==> flow/design.v <==
`timescale 1ns / 1ps
module clock(clk, reset, freq, clk_en);
	input clk;
	input reset;
	input [31:0] freq;
	output clk_en;
	reg clk_temp;
	reg [26:0] counter;
	wire [26:0]	cycles;
	assign clk_en = clk_temp;
	assign cycles = (100000000 / freq) - 1;
	always @ (posedge clk) begin
		if (reset) begin
			counter <= 0;
			clk_temp <= 0;
		end
		else begin
		counter <= counter + 1;
		if (counter == cycles) begin
			clk_temp <= 1;
			counter <= 0;
		end
		else
			clk_temp <= 0;
		end
	end
endmodule
`timescale 1ns / 1ps
module hvsync_generator(clk, reset, en, vga_h_sync, vga_v_sync, inDisplayArea, CounterX, CounterY);
input clk;
input reset;
input en;
output vga_h_sync, vga_v_sync;
output reg inDisplayArea;
output [9:0] CounterX;
output [9:0] CounterY;
reg [9:0] CountX;
reg [9:0] CountY;
assign CounterX = PixelX;
assign CounterY = PixelY;
reg [9:0] PixelX;
reg [9:0] PixelY;
parameter CountXmaxed = 799;  
parameter CountYmaxed = 524;  
parameter hpulse = 96; 	 
parameter vpulse = 2; 	 
parameter hbp = 144; 	 
parameter hfp = 784; 	 
parameter vbp = 35; 		 
parameter vfp = 515; 	 
always @(posedge clk)
	if (reset) begin
		CountX <= 0;
		CountY <= 0;
	end
	else if (en)
	if(CountX < CountXmaxed)
		CountX <= CountX + 1;
	else 	
	begin
		CountX <= 0;
		if (CountY < CountYmaxed)
			CountY <= CountY + 1;
		else
			CountY <= 0;
	end
assign vga_h_sync = (CountX < hpulse) ? 0:1;
assign vga_v_sync = (CountY < vpulse) ? 0:1;
always @(posedge clk)
	if (reset) begin
		inDisplayArea <= 0;
		PixelX <= 0;
		PixelY <= 0;
	end
	else if (en)
	if(CountX >= hbp && CountX < hfp && CountY >= vbp && CountY < vfp) begin
		inDisplayArea <= 1;
		PixelX <= CountX - hbp;
		PixelY <= CountY - vbp;
	end
	else begin
		inDisplayArea <= 0;
		PixelX <= 0;
		PixelY <= 0;
	end
endmodule
`timescale 1ns / 1ps
module pieces(encoding, PixelX, PixelY, display);
	input [41:0] encoding;
	input [9:0] PixelX;
	input [9:0] PixelY;
	output display;
	reg [5:0] coordinate;
	always @* begin
		coordinate <= ((PixelX-145) / 50) + 7 * ((PixelY-90) / 50);
	end
	assign display = encoding[coordinate];
endmodule
`timescale 1ns / 1ps
module finish(encoding, pos, done);
	input [41:0] encoding;
	input [5:0] pos;
	output reg done;
	always @* begin
		if (encoding[pos+1] && encoding[pos+2] && encoding[pos+3] && (pos%7 < 4))
			done <= 1;
		else if (encoding[pos-1] && encoding[pos+1] && encoding[pos+2] && (pos%7 < 5) && (pos%7 > 0))
			done <= 1;
		else if (encoding[pos-2] && encoding[pos-1] && encoding[pos+1] && (pos%7 < 6) && (pos%7 > 1))
			done <= 1;
		else if (encoding[pos-3] && encoding[pos-2] && encoding[pos-1] && (pos%7 > 2))
			done <= 1;
		else if (encoding[pos+7] && encoding[pos+14] && encoding[pos+21] && (pos < 21))
			done <= 1;
		else if (encoding[pos+8] && encoding[pos+16] && encoding[pos+24] && (pos%7 < 4) && (pos < 21))
			done <= 1;
		else if (encoding[pos-8] && encoding[pos+8] && encoding[pos+16] && (pos%7 < 5) && (pos%7 > 0) && (pos < 28) && (pos > 6))
			done <= 1;
		else if (encoding[pos-16] && encoding[pos-8] && encoding[pos+8] && (pos%7 < 6) && (pos%7 > 1) && (pos < 35) && (pos > 13))
			done <= 1;
		else if (encoding[pos-24] && encoding[pos-16] && encoding[pos-8] && (pos%7 > 2) && (pos > 20))
			done <= 1;
		else if (encoding[pos+6] && encoding[pos+12] && encoding[pos+18] && (pos%7 > 2) && (pos < 21))
			done <= 1;
		else if (encoding[pos-6] && encoding[pos+6] && encoding[pos+12] && (pos%7 > 1) && (pos%7 < 6) && (pos < 28) && (pos > 6))
			done <= 1;
		else if (encoding[pos-12] && encoding[pos-6] && encoding[pos+6] && (pos%7 > 0) && (pos%7 < 5) && (pos < 35) && (pos > 13))
			done <= 1;
		else if (encoding[pos-18] && encoding[pos-12] && encoding[pos-6] && (pos%7 < 4) && (pos > 20))
			done <= 1;
		else 
			done <= 0;
	end
endmodule
`timescale 1ns / 1ps
module vga(clk, rst, reset, btnL, btnR, btnD, vga_h_sync, vga_v_sync, vga_R, vga_G, vga_B);
	input clk, rst, reset, btnL, btnR, btnD;
	output vga_h_sync, vga_v_sync;
	output [2:0] vga_R;
	output [2:0] vga_G;
	output [1:0] vga_B;
	wire inDisplayArea;
	wire [9:0] PixelX;
	wire [9:0] PixelY;
	wire clk_px;
	wire rDisplay, yDisplay, rFinish, yFinish;
	clock clkpx (.clk(clk), .reset(rst), .freq(25000000), .clk_en(clk_px));
	hvsync_generator syncgen(.clk(clk), .reset(rst), .en(clk_px), .vga_h_sync(vga_h_sync), .vga_v_sync(vga_v_sync), 
	.inDisplayArea(inDisplayArea), .CounterX(PixelX), .CounterY(PixelY));
	reg [41:0] red;
	reg [41:0] ylw;
	reg [3:0] col;
	reg [2:0] columnA;
	reg [2:0] columnB;
	reg [2:0] columnC;
	reg [2:0] columnD;
	reg [2:0] columnE;
	reg [2:0] columnF;
	reg [2:0] columnG;
	reg player;
	reg [5:0] coordinate;
	reg [5:0] prev_coordinate;
	reg [2:0] height;
	reg winner;
	reg rw;
	reg yw;
	pieces redpieces (.encoding(red_q), .PixelX(PixelX), .PixelY(PixelY), .display(rDisplay));
	pieces ylwpieces (.encoding(ylw_q), .PixelX(PixelX), .PixelY(PixelY), .display(yDisplay));
	finish rwins (.encoding(red_q), .pos(coordinate_q), .done(rFinish));
	finish ywins (.encoding(ylw_q), .pos(coordinate_q), .done(yFinish));
	reg [2:0] vga_R;
	reg [2:0] vga_G;
	reg [1:0] vga_B;
	always @(posedge clk) begin
		if (rst) begin
			vga_R = 3'b000;
			vga_G = 3'b000;
			vga_B = 2'b00;
		end
		else if(inDisplayArea) begin
			if (PixelX > 145 && PixelX < 495 && PixelY > 40 && PixelY < 90 &&
				(PixelX - 145 > col_q * 50) && (PixelX - 145 < (col_q+1) * 50)) begin
				if (player_q) begin
					vga_R = 3'b111;
					vga_G = 3'b000;
					vga_B = 2'b00;
				end
				else begin
					vga_R = 3'b111;
					vga_G = 3'b111;
					vga_B = 2'b00;
				end
			end
			else if (PixelX >= 145 && PixelX <= 495 && PixelY >= 90 && PixelY <= 390) begin
				if ((PixelX-45) % 50 == 0 || (PixelY-40) %50 == 0) begin
					vga_R = 3'b000;
					vga_G = 3'b000;
					vga_B = 2'b00;
				end
				else if (rDisplay) begin
					vga_R = 3'b111;
					vga_G = 3'b000;
					vga_B = 2'b00;
				end
				else if (yDisplay) begin
					vga_R = 3'b111;
					vga_G = 3'b111;
					vga_B = 2'b00;
				end
				else begin
					vga_R = 3'b000;
					vga_G = 3'b111;
					vga_B = 2'b11;
				end
			end
			else begin
				if (PixelX > 545 && PixelX < 595 && PixelY > 340 && PixelY < 390)
					if (rw_q) begin
						vga_R = 3'b111;
						vga_G = 3'b000;
						vga_B = 2'b00;
					end
					else if (yw_q) begin
						vga_R = 3'b111;
						vga_G = 3'b111;
						vga_B = 2'b00;
					end
					else begin
						vga_R = 3'b000;
						vga_G = 3'b111;
						vga_B = 2'b00;
					end
				else begin
					vga_R = 3'b111;
					vga_G = 3'b111;
					vga_B = 2'b11;
				end
			end
		end
		else begin
			vga_R = 3'b000;
			vga_G = 3'b000;
			vga_B = 2'b00;
		end
	end
	localparam DIV_BITS = 6;
	wire [DIV_BITS:0] clk_dv_inc;
	reg [DIV_BITS-1:0]  clk_dv;
   reg         clk_en;
   reg         clk_en_d;
   assign clk_dv_inc = clk_dv + 1;
   always @ (posedge clk) begin
		if (rst) begin
			clk_dv   <= 0;
			clk_en   <= 0;
			clk_en_d <= 0;
		end
		else begin
			clk_dv   <= clk_dv_inc[DIV_BITS-1:0];
			clk_en   <= clk_dv_inc[DIV_BITS];
			clk_en_d <= clk_en;
		end
	end
	reg [3:0]   step_reset;
	reg [3:0]	step_left;
	reg [3:0]	step_right;
	reg [3:0]	step_down;
   always @ (posedge clk)
		if (rst)
		begin
			step_reset <= 4'b0;
			step_left  <= 4'b0;
			step_right <= 4'b0;
			step_down  <= 4'b0;
		end
		else if (clk_en)
		begin
			step_reset[3:0]  <= {reset, step_reset[3:1]};
			step_left[3:0]  <= {btnL, step_left[3:1]};
			step_right[3:0]  <= {btnR, step_right[3:1]};
			step_down[3:0]  <= {btnD, step_down[3:1]};
		end
	reg [41:0] red_q;
	reg [41:0] ylw_q;
	reg [3:0] col_q;
	reg player_q;
	reg [5:0] coordinate_q;
	reg rw_q;
	reg yw_q;
	always @ (posedge clk) begin
		red = red_q;
		ylw = ylw_q;
		col = col_q;
		player = player_q;
		coordinate = coordinate_q;
		rw = rw_q;
		yw = yw_q;
		if (rst) begin
			red = 42'b0000111_0000000_0000000_0000000_0000000_0000000;
			ylw = 42'b0000000_0000111_0000000_0000000_0000000_0000000;
			col = 3;
			columnA = 2;
			columnB = 2;
			columnC = 2;
			columnD = 0;
			columnE = 0;
			columnF = 0;
			columnG = 0;
			player = 1;
			winner = 0;
			coordinate = 0;
			rw = 0;
			yw = 0;
		end
		else if(~step_reset[0] & step_reset[1] & step_reset[2] & clk_en_d) begin
			red = 42'b0;
			ylw = 42'b0;
			col = 3;
			columnA = 0;
			columnB = 0;
			columnC = 0;
			columnD = 0;
			columnE = 0;
			columnF = 0;
			columnG = 0;
			player = 1;
			winner = 0;
			coordinate = 0;
			rw = 0;
			yw = 0;
		end
		else if(~step_left[0] & step_left[1] & step_left[2] & clk_en_d) begin
			if (col == 0)
				col = 0;
			else
				col = col - 1;
		end
		else if(~step_right[0] & step_right[1] & step_right[2] & clk_en_d) begin
			if (col == 6)
				col = 6;
			else
				col = col + 1;
		end
		else if(~step_down[0] & step_down[1] & step_down[2] & clk_en_d) begin
			case (col)
				0 : height = columnA;
				1 : height = columnB;
				2 : height = columnC;
				3 : height = columnD;
				4 : height = columnE;
				5 : height = columnF;
				6 : height = columnG;
				default : height = 0;
			endcase
			if (height == 6)
				;
			else begin
				coordinate = col + 7*(5-height);
				if (player) begin
					red[coordinate] = 1;
				end
				else begin
					ylw[coordinate] = 1;
				end
				player = ~player;
				case (col)
					0 : columnA = height + 1;
					1 : columnB = height + 1;
					2 : columnC = height + 1;
					3 : columnD = height + 1;
					4 : columnE = height + 1;
					5 : columnF = height + 1;
					6 : columnG = height + 1;
					default : ;
				endcase
			end
			if (~winner) 
				if(rFinish && player) begin
					rw = 1;
					winner =1;
				end
				else if (yFinish && ~player) begin
					yw = 1;
					winner =1;
				end
		end
		red_q <= red;
		ylw_q <= ylw;
		col_q <= col;
		player_q <= player;
		coordinate_q <= coordinate;
		rw_q <= rw;
		yw_q <= yw;
	end
endmodule
==> Step by step through the tools: vga <==
Tool output for the design above before and after an edit, in the order of the flow.
Lines under "before" count in the file above, lines under "after" in the edited file.
"delta": "after" minus "before" as printed here.
Operators carry their Yosys type and port widths (W data, S select, Z words).
{ "design": {"top_module": "vga", "clock": "clk", "cell_library": "sky130hd", "pvt_corner": "tt_025C_1v80"} }

==> Diff <==
Unified diff, file above to edited file.
A script made this edit. It was not meant as an optimisation and need not keep what the design does.
begin of diff
@@ -138,5 +138,5 @@
 	output vga_h_sync, vga_v_sync;
 	output [2:0] vga_R;
-	output [2:0] vga_G;
+	output [5:0] vga_G;
 	output [1:0] vga_B;
 	wire inDisplayArea;
@@ -170,5 +170,5 @@
 	finish ywins (.encoding(ylw_q), .pos(coordinate_q), .done(yFinish));
 	reg [2:0] vga_R;
-	reg [2:0] vga_G;
+	reg [5:0] vga_G;
 	reg [1:0] vga_B;
 	always @(posedge clk) begin
end of diff

==> Word-level counts <==
Yosys after proc, flatten, opt, wreduce and memory -nomap, before mapping. Memory bits, and registers merged into a memory's read port (data or address), are not among the register bits. Print and check cells are not counted. Equal cells are merged and count once.
{ "bits": {"columns": ["element", "before", "after", "delta"], "rows": [
  ["ff_bits", 220, 223, 3],
  ["inputBits", 6, 6, 0],
  ["output_inout_bits", 10, 13, 3]
]} }
{ "classes": {"columns": ["element", "before", "after", "delta"], "rows": [
  ["n_addsub", 38, 38, 0],
  ["n_mul", 4, 4, 0],
  ["n_div", 5, 5, 0],
  ["compare", 34, 34, 0],
  ["n_eq", 12, 12, 0],
  ["shifts", 45, 45, 0],
  ["n_mux", 103, 103, 0],
  ["logic", 30, 30, 0],
  ["reduce_logical", 163, 163, 0]
]} }
Unchanged operator kinds not shown: 89.

==> Longest topological paths <==
Depth = most cells in a row (Yosys ltp): at word level without a register or memory, in the mapped netlist without a sequential cell, where the memories' decode and read muxes count.
{ "logic_depth": {"columns": ["element", "before", "after", "delta"], "rows": [
  ["depth_word", 24, 24, 0],
  ["abc_area", "0", "0", null],
  ["depth_mapped", 40, 39, -1],
  ["depth_no_buf", 38, 37, -1]
]} }

==> Netlist <==
The flow's flattened synthesis, as Yosys stat reports it; memories are mapped. The netlist is that of the ABC_AREA named above (0 if unset); the other value can give another one.
{ "types": {"columns": ["type", "before", "after", "delta"], "rows": [
  ["sky130_fd_sc_hd__nor2_1", 344, 392, 48],
  ["sky130_fd_sc_hd__a211oi_1", 28, 44, 16],
  ["sky130_fd_sc_hd__mux4_2", 136, 123, -13],
  ["sky130_fd_sc_hd__a21o_1", 25, 15, -10],
  ["sky130_fd_sc_hd__o21ai_1", 5, 15, 10],
  ["sky130_fd_sc_hd__a21boi_0", 1, 11, 10],
  ["sky130_fd_sc_hd__a21oi_1", 237, 246, 9],
  ["sky130_fd_sc_hd__nand3_1", 63, 54, -9],
  ["sky130_fd_sc_hd__and3_1", 22, 14, -8],
  ["sky130_fd_sc_hd__nor4_1", 11, 19, 8],
  ["sky130_fd_sc_hd__a2111oi_0", 6, 13, 7],
  ["sky130_fd_sc_hd__xnor2_1", 96, 102, 6],
  ["sky130_fd_sc_hd__or2_2", 13, 19, 6],
  ["sky130_fd_sc_hd__a32oi_1", 2, 8, 6],
  ["sky130_fd_sc_hd__o21ai_0", 162, 167, 5],
  ["sky130_fd_sc_hd__xor2_1", 53, 48, -5],
  ["sky130_fd_sc_hd__mux2_2", 40, 35, -5],
  ["sky130_fd_sc_hd__and4_1", 8, 3, -5]
]} }
Unchanged cell types not shown: 19.
Not every row of either side is listed.
{ "synth_totals": {"columns": ["element", "before", "after", "delta"], "rows": [
  ["cells", 2813, 2896, 83],
  ["synth_area_um2", 23128.4, 23281.1, 152.7],
  ["seqArea_um2", 4304.1, 4304.1, 0.0],
  ["ff_cells", 215, 215, 0]
]} }
The figures by module come from a second, unflattened synthesis with its own total; it is not the netlist above.
{ "hier_totals": {"columns": ["element", "before", "after", "delta"], "rows": [
  ["cells_unflattened", 8570, 8570, 0],
  ["area_unflattened_um2", 63058.0, 63081.8, 23.8]
]} }
Each row is one instance without its submodules.
{ "modules_before": {"columns": ["mod", "instances", "n_cells", "mod_area_um2", "mod_seq_area_um2"], "rows": [
  ["clock", 1, 5049, 33320.7, 560.5],
  ["finish", 2, 615, 5671.7, 0.0],
  ["vga", 1, 1246, 10148.5, 2922.8],
  ["pieces", 2, 398, 3034.2, 0.0],
  ["hvsync_generator", 1, 249, 2177.1, 820.8]
]} }
{ "modules_after": {"columns": ["mod", "instances", "n_cells", "mod_area_um2", "mod_seq_area_um2"], "rows": [
  ["clock", 1, 5049, 33320.7, 560.5],
  ["finish", 2, 615, 5671.7, 0.0],
  ["vga", 1, 1246, 10172.3, 2922.8],
  ["pieces", 2, 398, 3034.2, 0.0],
  ["hvsync_generator", 1, 249, 2177.1, 820.8]
]} }

==> Path before layout <==
Source: OpenSTA report_checks on the synthesized netlist (no wires, ideal clock, input and output delay 20% of the period each), path of least setup slack; recovery checks are left aside. Register names are those of the netlist, which keeps one name where synthesis merged equal registers.
{ "synth_timing": {"columns": ["element", "before", "after", "delta"], "rows": [
  ["kind", "flip-flop to flip-flop", "flip-flop to flip-flop", null],
  ["start", "register syncgen.PixelY[2]", "register syncgen.PixelY[2]", null],
  ["end", "register vga_B[0]", "register vga_B[0]", null],
  ["clock_period_ps", 10000, 10000, 0],
  ["launch_ps", 0, 0, 0],
  ["arrival_time_ps", 8141, 8035, -106],
  ["required_time_ps", 9921, 9925, 4],
  ["slack_ps", 1780, 1890, 110],
  ["delay_ps", 8220, 8110, -110],
  ["path_stages", 31, 33, 2],
  ["path_buffers", 1, 2, 1],
  ["synth_period_reached_ps", 8220, 8110, -110]
]} }
"delay_ps" is the arrival time less input delay plus setup time.
"path_stages" counts driving pins, that of a launching flip-flop among them; a cell with two outputs on the path counts twice.
"synth_period_reached_ps" = period - worst setup slack (recovery checks aside). The figure is calculated, with input and output delays left at 20% of the set period.
The rows between start and end are the longest chain of elaborated cells between them; the timing report does not say that the signal goes this way. Where chains are equally long, one stands for them.
A line is the first line of the expression or statement that the cell stems from. Yosys adds cells for indexed reads and writes and turns some case tables into memories.
A register here has more assigning lines than the two given.
{ "synth_via_before": {"cell_sequence": "sky130_fd_sc_hd__dfxtp_1 -> sky130_fd_sc_hd__clkbuf_1 -> sky130_fd_sc_hd__inv_1 -> sky130_fd_sc_hd__ha_1 -> sky130_fd_sc_hd__nor2b_1 -> sky130_fd_sc_hd__o21ai_1 -> sky130_fd_sc_hd__xor2_1 -> sky130_fd_sc_hd__xnor2_1 -> sky130_fd_sc_hd__a31oi_1 -> sky130_fd_sc_hd__maj3_1 -> sky130_fd_sc_hd__o221ai_1 -> sky130_fd_sc_hd__a31oi_1 -> sky130_fd_sc_hd__a211oi_2 -> sky130_fd_sc_hd__a31oi_1 -> sky130_fd_sc_hd__xnor2_1 -> sky130_fd_sc_hd__nand2_1 -> sky130_fd_sc_hd__o21ba_2 -> sky130_fd_sc_hd__xnor2_1 -> sky130_fd_sc_hd__and3_1 -> sky130_fd_sc_hd__o31a_1 -> sky130_fd_sc_hd__fa_1 -> sky130_fd_sc_hd__fa_1 -> sky130_fd_sc_hd__fa_1 -> sky130_fd_sc_hd__xor2_1 -> sky130_fd_sc_hd__mux4_2 -> sky130_fd_sc_hd__o21ai_0 -> sky130_fd_sc_hd__o22ai_1 -> sky130_fd_sc_hd__a211oi_1 -> sky130_fd_sc_hd__and2_1 -> sky130_fd_sc_hd__o211ai_1 -> sky130_fd_sc_hd__a211oi_2", "elab_chain_cells": 9, "cells_between": 30, "classes_between": "add/sub: 3; mul: 1; div: 2; compare: 6; shift: 2; mux: 5; reduce/logical: 11"} }
{ "synth_rtl_before": {"columns": ["element", "line_no", "source"], "rows": [
  ["start: declaration", 42, "reg [9:0] PixelY;"],
  ["start: assignment", 73, "PixelY <= 0;"],
  ["start: assignment", 79, "PixelY <= CountY - vbp;"],
  ["$sub A10 B7 Y11", 95, "coordinate <= ((PixelX-145) / 50) + 7 * ((PixelY-90) / 50);"],
  ["$div A32 B6 Y32", 95, null],
  ["$mul A3 B32 Y6", 95, null],
  ["$add A6 B6 Y6", 95, null],
  ["$shiftx A42 B6 Y1", 97, "assign display = encoding[coordinate];"],
  ["$mux W2", 205, "else if (yDisplay) begin"],
  ["$mux W2", 200, "else if (rDisplay) begin"],
  ["$mux W2", 195, "if ((PixelX-45) % 50 == 0 || (PixelY-40) %50 == 0) begin"],
  ["$mux W2", 194, "else if (PixelX >= 145 && PixelX <= 495 && PixelY >= 90 && PixelY <= 390) begin"],
  ["end: assignment", 191, "vga_B = 2'b00;"],
  ["end: assignment", 198, "vga_B = 2'b00;"],
  ["end: declaration", 141, "output [1:0] vga_B;"]
]} }
{ "synth_via_after": {"cell_sequence": "sky130_fd_sc_hd__dfxtp_1 -> sky130_fd_sc_hd__clkbuf_1 -> sky130_fd_sc_hd__inv_1 -> sky130_fd_sc_hd__ha_1 -> sky130_fd_sc_hd__nor2b_1 -> sky130_fd_sc_hd__o21a_1 -> sky130_fd_sc_hd__or3_1 -> sky130_fd_sc_hd__buf_2 -> sky130_fd_sc_hd__xnor2_1 -> sky130_fd_sc_hd__a211oi_2 -> sky130_fd_sc_hd__inv_1 -> sky130_fd_sc_hd__o21a_1 -> sky130_fd_sc_hd__xnor2_1 -> sky130_fd_sc_hd__nor3_1 -> sky130_fd_sc_hd__o31a_1 -> sky130_fd_sc_hd__nor2_1 -> sky130_fd_sc_hd__maj3_1 -> sky130_fd_sc_hd__xnor2_1 -> sky130_fd_sc_hd__a21oi_2 -> sky130_fd_sc_hd__xnor2_1 -> sky130_fd_sc_hd__a31oi_1 -> sky130_fd_sc_hd__a211oi_1 -> sky130_fd_sc_hd__fa_1 -> sky130_fd_sc_hd__fa_1 -> sky130_fd_sc_hd__fa_1 -> sky130_fd_sc_hd__xor2_1 -> sky130_fd_sc_hd__mux4_2 -> sky130_fd_sc_hd__a21oi_1 -> sky130_fd_sc_hd__o21ai_0 -> sky130_fd_sc_hd__inv_1 -> sky130_fd_sc_hd__o211ai_1 -> sky130_fd_sc_hd__or2_2 -> sky130_fd_sc_hd__o22ai_1", "elab_chain_cells": 9, "cells_between": 30, "classes_between": "add/sub: 3; mul: 1; div: 2; compare: 6; shift: 2; mux: 5; reduce/logical: 11"} }
{ "synth_rtl_after": {"columns": ["element", "line_no", "source"], "rows": [
  ["start: declaration", 42, "reg [9:0] PixelY;"],
  ["start: assignment", 73, "PixelY <= 0;"],
  ["start: assignment", 79, "PixelY <= CountY - vbp;"],
  ["$sub A10 B7 Y11", 95, "coordinate <= ((PixelX-145) / 50) + 7 * ((PixelY-90) / 50);"],
  ["$div A32 B6 Y32", 95, null],
  ["$mul A3 B32 Y6", 95, null],
  ["$add A6 B6 Y6", 95, null],
  ["$shiftx A42 B6 Y1", 97, "assign display = encoding[coordinate];"],
  ["$mux W2", 205, "else if (yDisplay) begin"],
  ["$mux W2", 200, "else if (rDisplay) begin"],
  ["$mux W2", 195, "if ((PixelX-45) % 50 == 0 || (PixelY-40) %50 == 0) begin"],
  ["$mux W2", 194, "else if (PixelX >= 145 && PixelX <= 495 && PixelY >= 90 && PixelY <= 390) begin"],
  ["end: assignment", 191, "vga_B = 2'b00;"],
  ["end: assignment", 198, "vga_B = 2'b00;"],
  ["end: declaration", 141, "output [1:0] vga_B;"]
]} }

==> Timing after layout <==
From the final timing report of the runs of set A: the path of least setup slack in the routed layout; clock arrival at registers is part of the times.
The report prints the path's times to 10 ps; the period is as set.
{ "layout_timing": {"columns": ["element", "before", "after", "delta"], "rows": [
  ["kind", "flip-flop to flip-flop", "flip-flop to flip-flop", null],
  ["start", "register syncgen.PixelY[1]", "register syncgen.PixelY[4]", null],
  ["end", "register vga_B[0]", "register vga_B[0]", null],
  ["clock_period_ps", 9520, 9520, 0],
  ["launch_ps", 550, 540, -10],
  ["arrival_time_ps", 9350, 9220, -130],
  ["required_time_ps", 9990, 9980, -10],
  ["slack_ps", 640, 760, 120],
  ["path_stages", 32, 35, 3],
  ["path_buffers", 2, 0, -2]
]} }
The rows between start and end are the longest chain of elaborated cells between them; the timing report does not say that the signal goes this way. Where chains are equally long, one stands for them.
A register here has more assigning lines than the two given.
{ "layout_via_before": {"cell_sequence": "sky130_fd_sc_hd__dfxtp_1 -> sky130_fd_sc_hd__inv_1 -> sky130_fd_sc_hd__ha_1 -> sky130_fd_sc_hd__nor2b_1 -> sky130_fd_sc_hd__o21ai_1 -> sky130_fd_sc_hd__xor2_1 -> sky130_fd_sc_hd__xnor2_1 -> sky130_fd_sc_hd__a31oi_1 -> sky130_fd_sc_hd__maj3_1 -> sky130_fd_sc_hd__o221ai_1 -> sky130_fd_sc_hd__a31oi_1 -> sky130_fd_sc_hd__a211oi_2 -> sky130_fd_sc_hd__buf_4 -> sky130_fd_sc_hd__a31oi_1 -> sky130_fd_sc_hd__xnor2_1 -> sky130_fd_sc_hd__nand2_1 -> sky130_fd_sc_hd__o21ba_2 -> sky130_fd_sc_hd__xnor2_1 -> sky130_fd_sc_hd__and3_1 -> sky130_fd_sc_hd__o31a_1 -> sky130_fd_sc_hd__fa_1 -> sky130_fd_sc_hd__fa_1 -> sky130_fd_sc_hd__fa_1 -> sky130_fd_sc_hd__xor2_1 -> sky130_fd_sc_hd__buf_4 -> sky130_fd_sc_hd__mux4_2 -> sky130_fd_sc_hd__mux2i_1 -> sky130_fd_sc_hd__nor2_1 -> sky130_fd_sc_hd__a211oi_1 -> sky130_fd_sc_hd__and2_1 -> sky130_fd_sc_hd__o211ai_1 -> sky130_fd_sc_hd__a211oi_2", "elab_chain_cells": 9, "cells_between": 30, "classes_between": "add/sub: 3; mul: 1; div: 2; compare: 6; shift: 2; mux: 5; reduce/logical: 11"} }
{ "layout_rtl_before": {"columns": ["element", "line_no", "source"], "rows": [
  ["start: declaration", 42, "reg [9:0] PixelY;"],
  ["start: assignment", 73, "PixelY <= 0;"],
  ["start: assignment", 79, "PixelY <= CountY - vbp;"],
  ["$sub A10 B7 Y11", 95, "coordinate <= ((PixelX-145) / 50) + 7 * ((PixelY-90) / 50);"],
  ["$div A32 B6 Y32", 95, null],
  ["$mul A3 B32 Y6", 95, null],
  ["$add A6 B6 Y6", 95, null],
  ["$shiftx A42 B6 Y1", 97, "assign display = encoding[coordinate];"],
  ["$mux W2", 205, "else if (yDisplay) begin"],
  ["$mux W2", 200, "else if (rDisplay) begin"],
  ["$mux W2", 195, "if ((PixelX-45) % 50 == 0 || (PixelY-40) %50 == 0) begin"],
  ["$mux W2", 194, "else if (PixelX >= 145 && PixelX <= 495 && PixelY >= 90 && PixelY <= 390) begin"],
  ["end: assignment", 191, "vga_B = 2'b00;"],
  ["end: assignment", 198, "vga_B = 2'b00;"],
  ["end: declaration", 141, "output [1:0] vga_B;"]
]} }
{ "layout_via_after": {"cell_sequence": "sky130_fd_sc_hd__dfxtp_1 -> sky130_fd_sc_hd__ha_1 -> sky130_fd_sc_hd__nor2b_1 -> sky130_fd_sc_hd__o21a_1 -> sky130_fd_sc_hd__a21oi_1 -> sky130_fd_sc_hd__mux2i_1 -> sky130_fd_sc_hd__a211oi_2 -> sky130_fd_sc_hd__inv_1 -> sky130_fd_sc_hd__o21a_1 -> sky130_fd_sc_hd__xnor2_2 -> sky130_fd_sc_hd__nor3_1 -> sky130_fd_sc_hd__o31a_1 -> sky130_fd_sc_hd__nor2_1 -> sky130_fd_sc_hd__maj3_1 -> sky130_fd_sc_hd__xnor2_1 -> sky130_fd_sc_hd__a21oi_2 -> sky130_fd_sc_hd__xnor2_1 -> sky130_fd_sc_hd__a31oi_1 -> sky130_fd_sc_hd__a211oi_1 -> sky130_fd_sc_hd__fa_1 -> sky130_fd_sc_hd__fa_1 -> sky130_fd_sc_hd__fa_1 -> sky130_fd_sc_hd__inv_1 -> sky130_fd_sc_hd__a21o_1 -> sky130_fd_sc_hd__a21oi_1 -> sky130_fd_sc_hd__xnor2_1 -> sky130_fd_sc_hd__xnor2_1 -> sky130_fd_sc_hd__xnor2_2 -> sky130_fd_sc_hd__nor2_1 -> sky130_fd_sc_hd__a21oi_1 -> sky130_fd_sc_hd__o21ai_0 -> sky130_fd_sc_hd__inv_1 -> sky130_fd_sc_hd__o211ai_1 -> sky130_fd_sc_hd__or2_2 -> sky130_fd_sc_hd__o22ai_1", "elab_chain_cells": 9, "cells_between": 30, "classes_between": "add/sub: 3; mul: 1; div: 2; compare: 6; shift: 2; mux: 5; reduce/logical: 11"} }
{ "layout_rtl_after": {"columns": ["element", "line_no", "source"], "rows": [
  ["start: declaration", 42, "reg [9:0] PixelY;"],
  ["start: assignment", 73, "PixelY <= 0;"],
  ["start: assignment", 79, "PixelY <= CountY - vbp;"],
  ["$sub A10 B7 Y11", 95, "coordinate <= ((PixelX-145) / 50) + 7 * ((PixelY-90) / 50);"],
  ["$div A32 B6 Y32", 95, null],
  ["$mul A3 B32 Y6", 95, null],
  ["$add A6 B6 Y6", 95, null],
  ["$shiftx A42 B6 Y1", 97, "assign display = encoding[coordinate];"],
  ["$mux W2", 205, "else if (yDisplay) begin"],
  ["$mux W2", 200, "else if (rDisplay) begin"],
  ["$mux W2", 195, "if ((PixelX-45) % 50 == 0 || (PixelY-40) %50 == 0) begin"],
  ["$mux W2", 194, "else if (PixelX >= 145 && PixelX <= 495 && PixelY >= 90 && PixelY <= 390) begin"],
  ["end: assignment", 191, "vga_B = 2'b00;"],
  ["end: assignment", 198, "vga_B = 2'b00;"],
  ["end: declaration", 141, "output [1:0] vga_B;"]
]} }

==> Layout results <==
Runs of the flow (Yosys, OpenROAD) on both versions; the two runs of a pair have the same settings. The constraints put input and output delay at 20% of the set period each and load the outputs with 0.01 pF.
{ "settings_set_A": {"CORE_UTILIZATION": 40, "period_ns": 9.52, "CAP_MARGIN": 20, "CORE_MARGIN": 2, "SLEW_MARGIN": 20} }
{ "results_set_A": {"columns": ["element", "before", "after", "delta"], "rows": [
  ["synthesis_area_um2", 23128.4, 23281.1, 152.7],
  ["design_die_area_um2", 59760.7, 60147.6, 386.9],
  ["finish.stdcell_area_um2", 24790.0, 24594.8, -195.2],
  ["util_frac", 0.431, 0.427, -0.004],
  ["worst_setup_slack_ps", 639, 763, 124],
  ["fin_tns_ps", 0, 0, 0],
  ["holdWs_ps", 444, 439, -5],
  ["power.total_uw", 2039, 1828, -211],
  ["period_less_ws_ps", 8881, 8757, -124]
]} }
{ "settings_set_B": {"CELL_PAD_IN_SITES_DETAIL_PLACEMENT": 2, "CELL_PAD_IN_SITES_GLOBAL_PLACEMENT": 0, "CORE_ASPECT_RATIO": 1.29, "CORE_UTILIZATION": 17, "CTS_CLUSTER_SIZE": 56, "GPL_ROUTABILITY_DRIVEN": 0, "MIN_ROUTING_LAYER": "met2", "PLACE_DENSITY_LB_ADDON": 0.05, "SETUP_SLACK_MARGIN": 0.49, "period_ns": 9.44, "CAP_MARGIN": 20, "CORE_MARGIN": 2, "SLEW_MARGIN": 20} }
{ "results_set_B": {"columns": ["element", "before", "after", "delta"], "rows": [
  ["synthesis_area_um2", 23128.4, 23281.1, 152.7],
  ["design_die_area_um2", 139040.0, 139948.0, 908.0],
  ["finish.stdcell_area_um2", 26339.0, 26688.1, 349.1],
  ["util_frac", 0.195, 0.196, 0.001],
  ["worst_setup_slack_ps", 881, 1070, 189],
  ["fin_tns_ps", 0, 0, 0],
  ["holdWs_ps", 440, 446, 6],
  ["power.total_uw", 2055, 2246, 191],
  ["period_less_ws_ps", 8559, 8370, -189]
]} }
By "period_less_ws_ps" is meant the clock period of the run minus its worst setup slack. This is arithmetic on one report: input and output delays are still those of the set period (20% each).
"power.total_uw" is the tool's figure for a default switching activity; nothing was simulated.
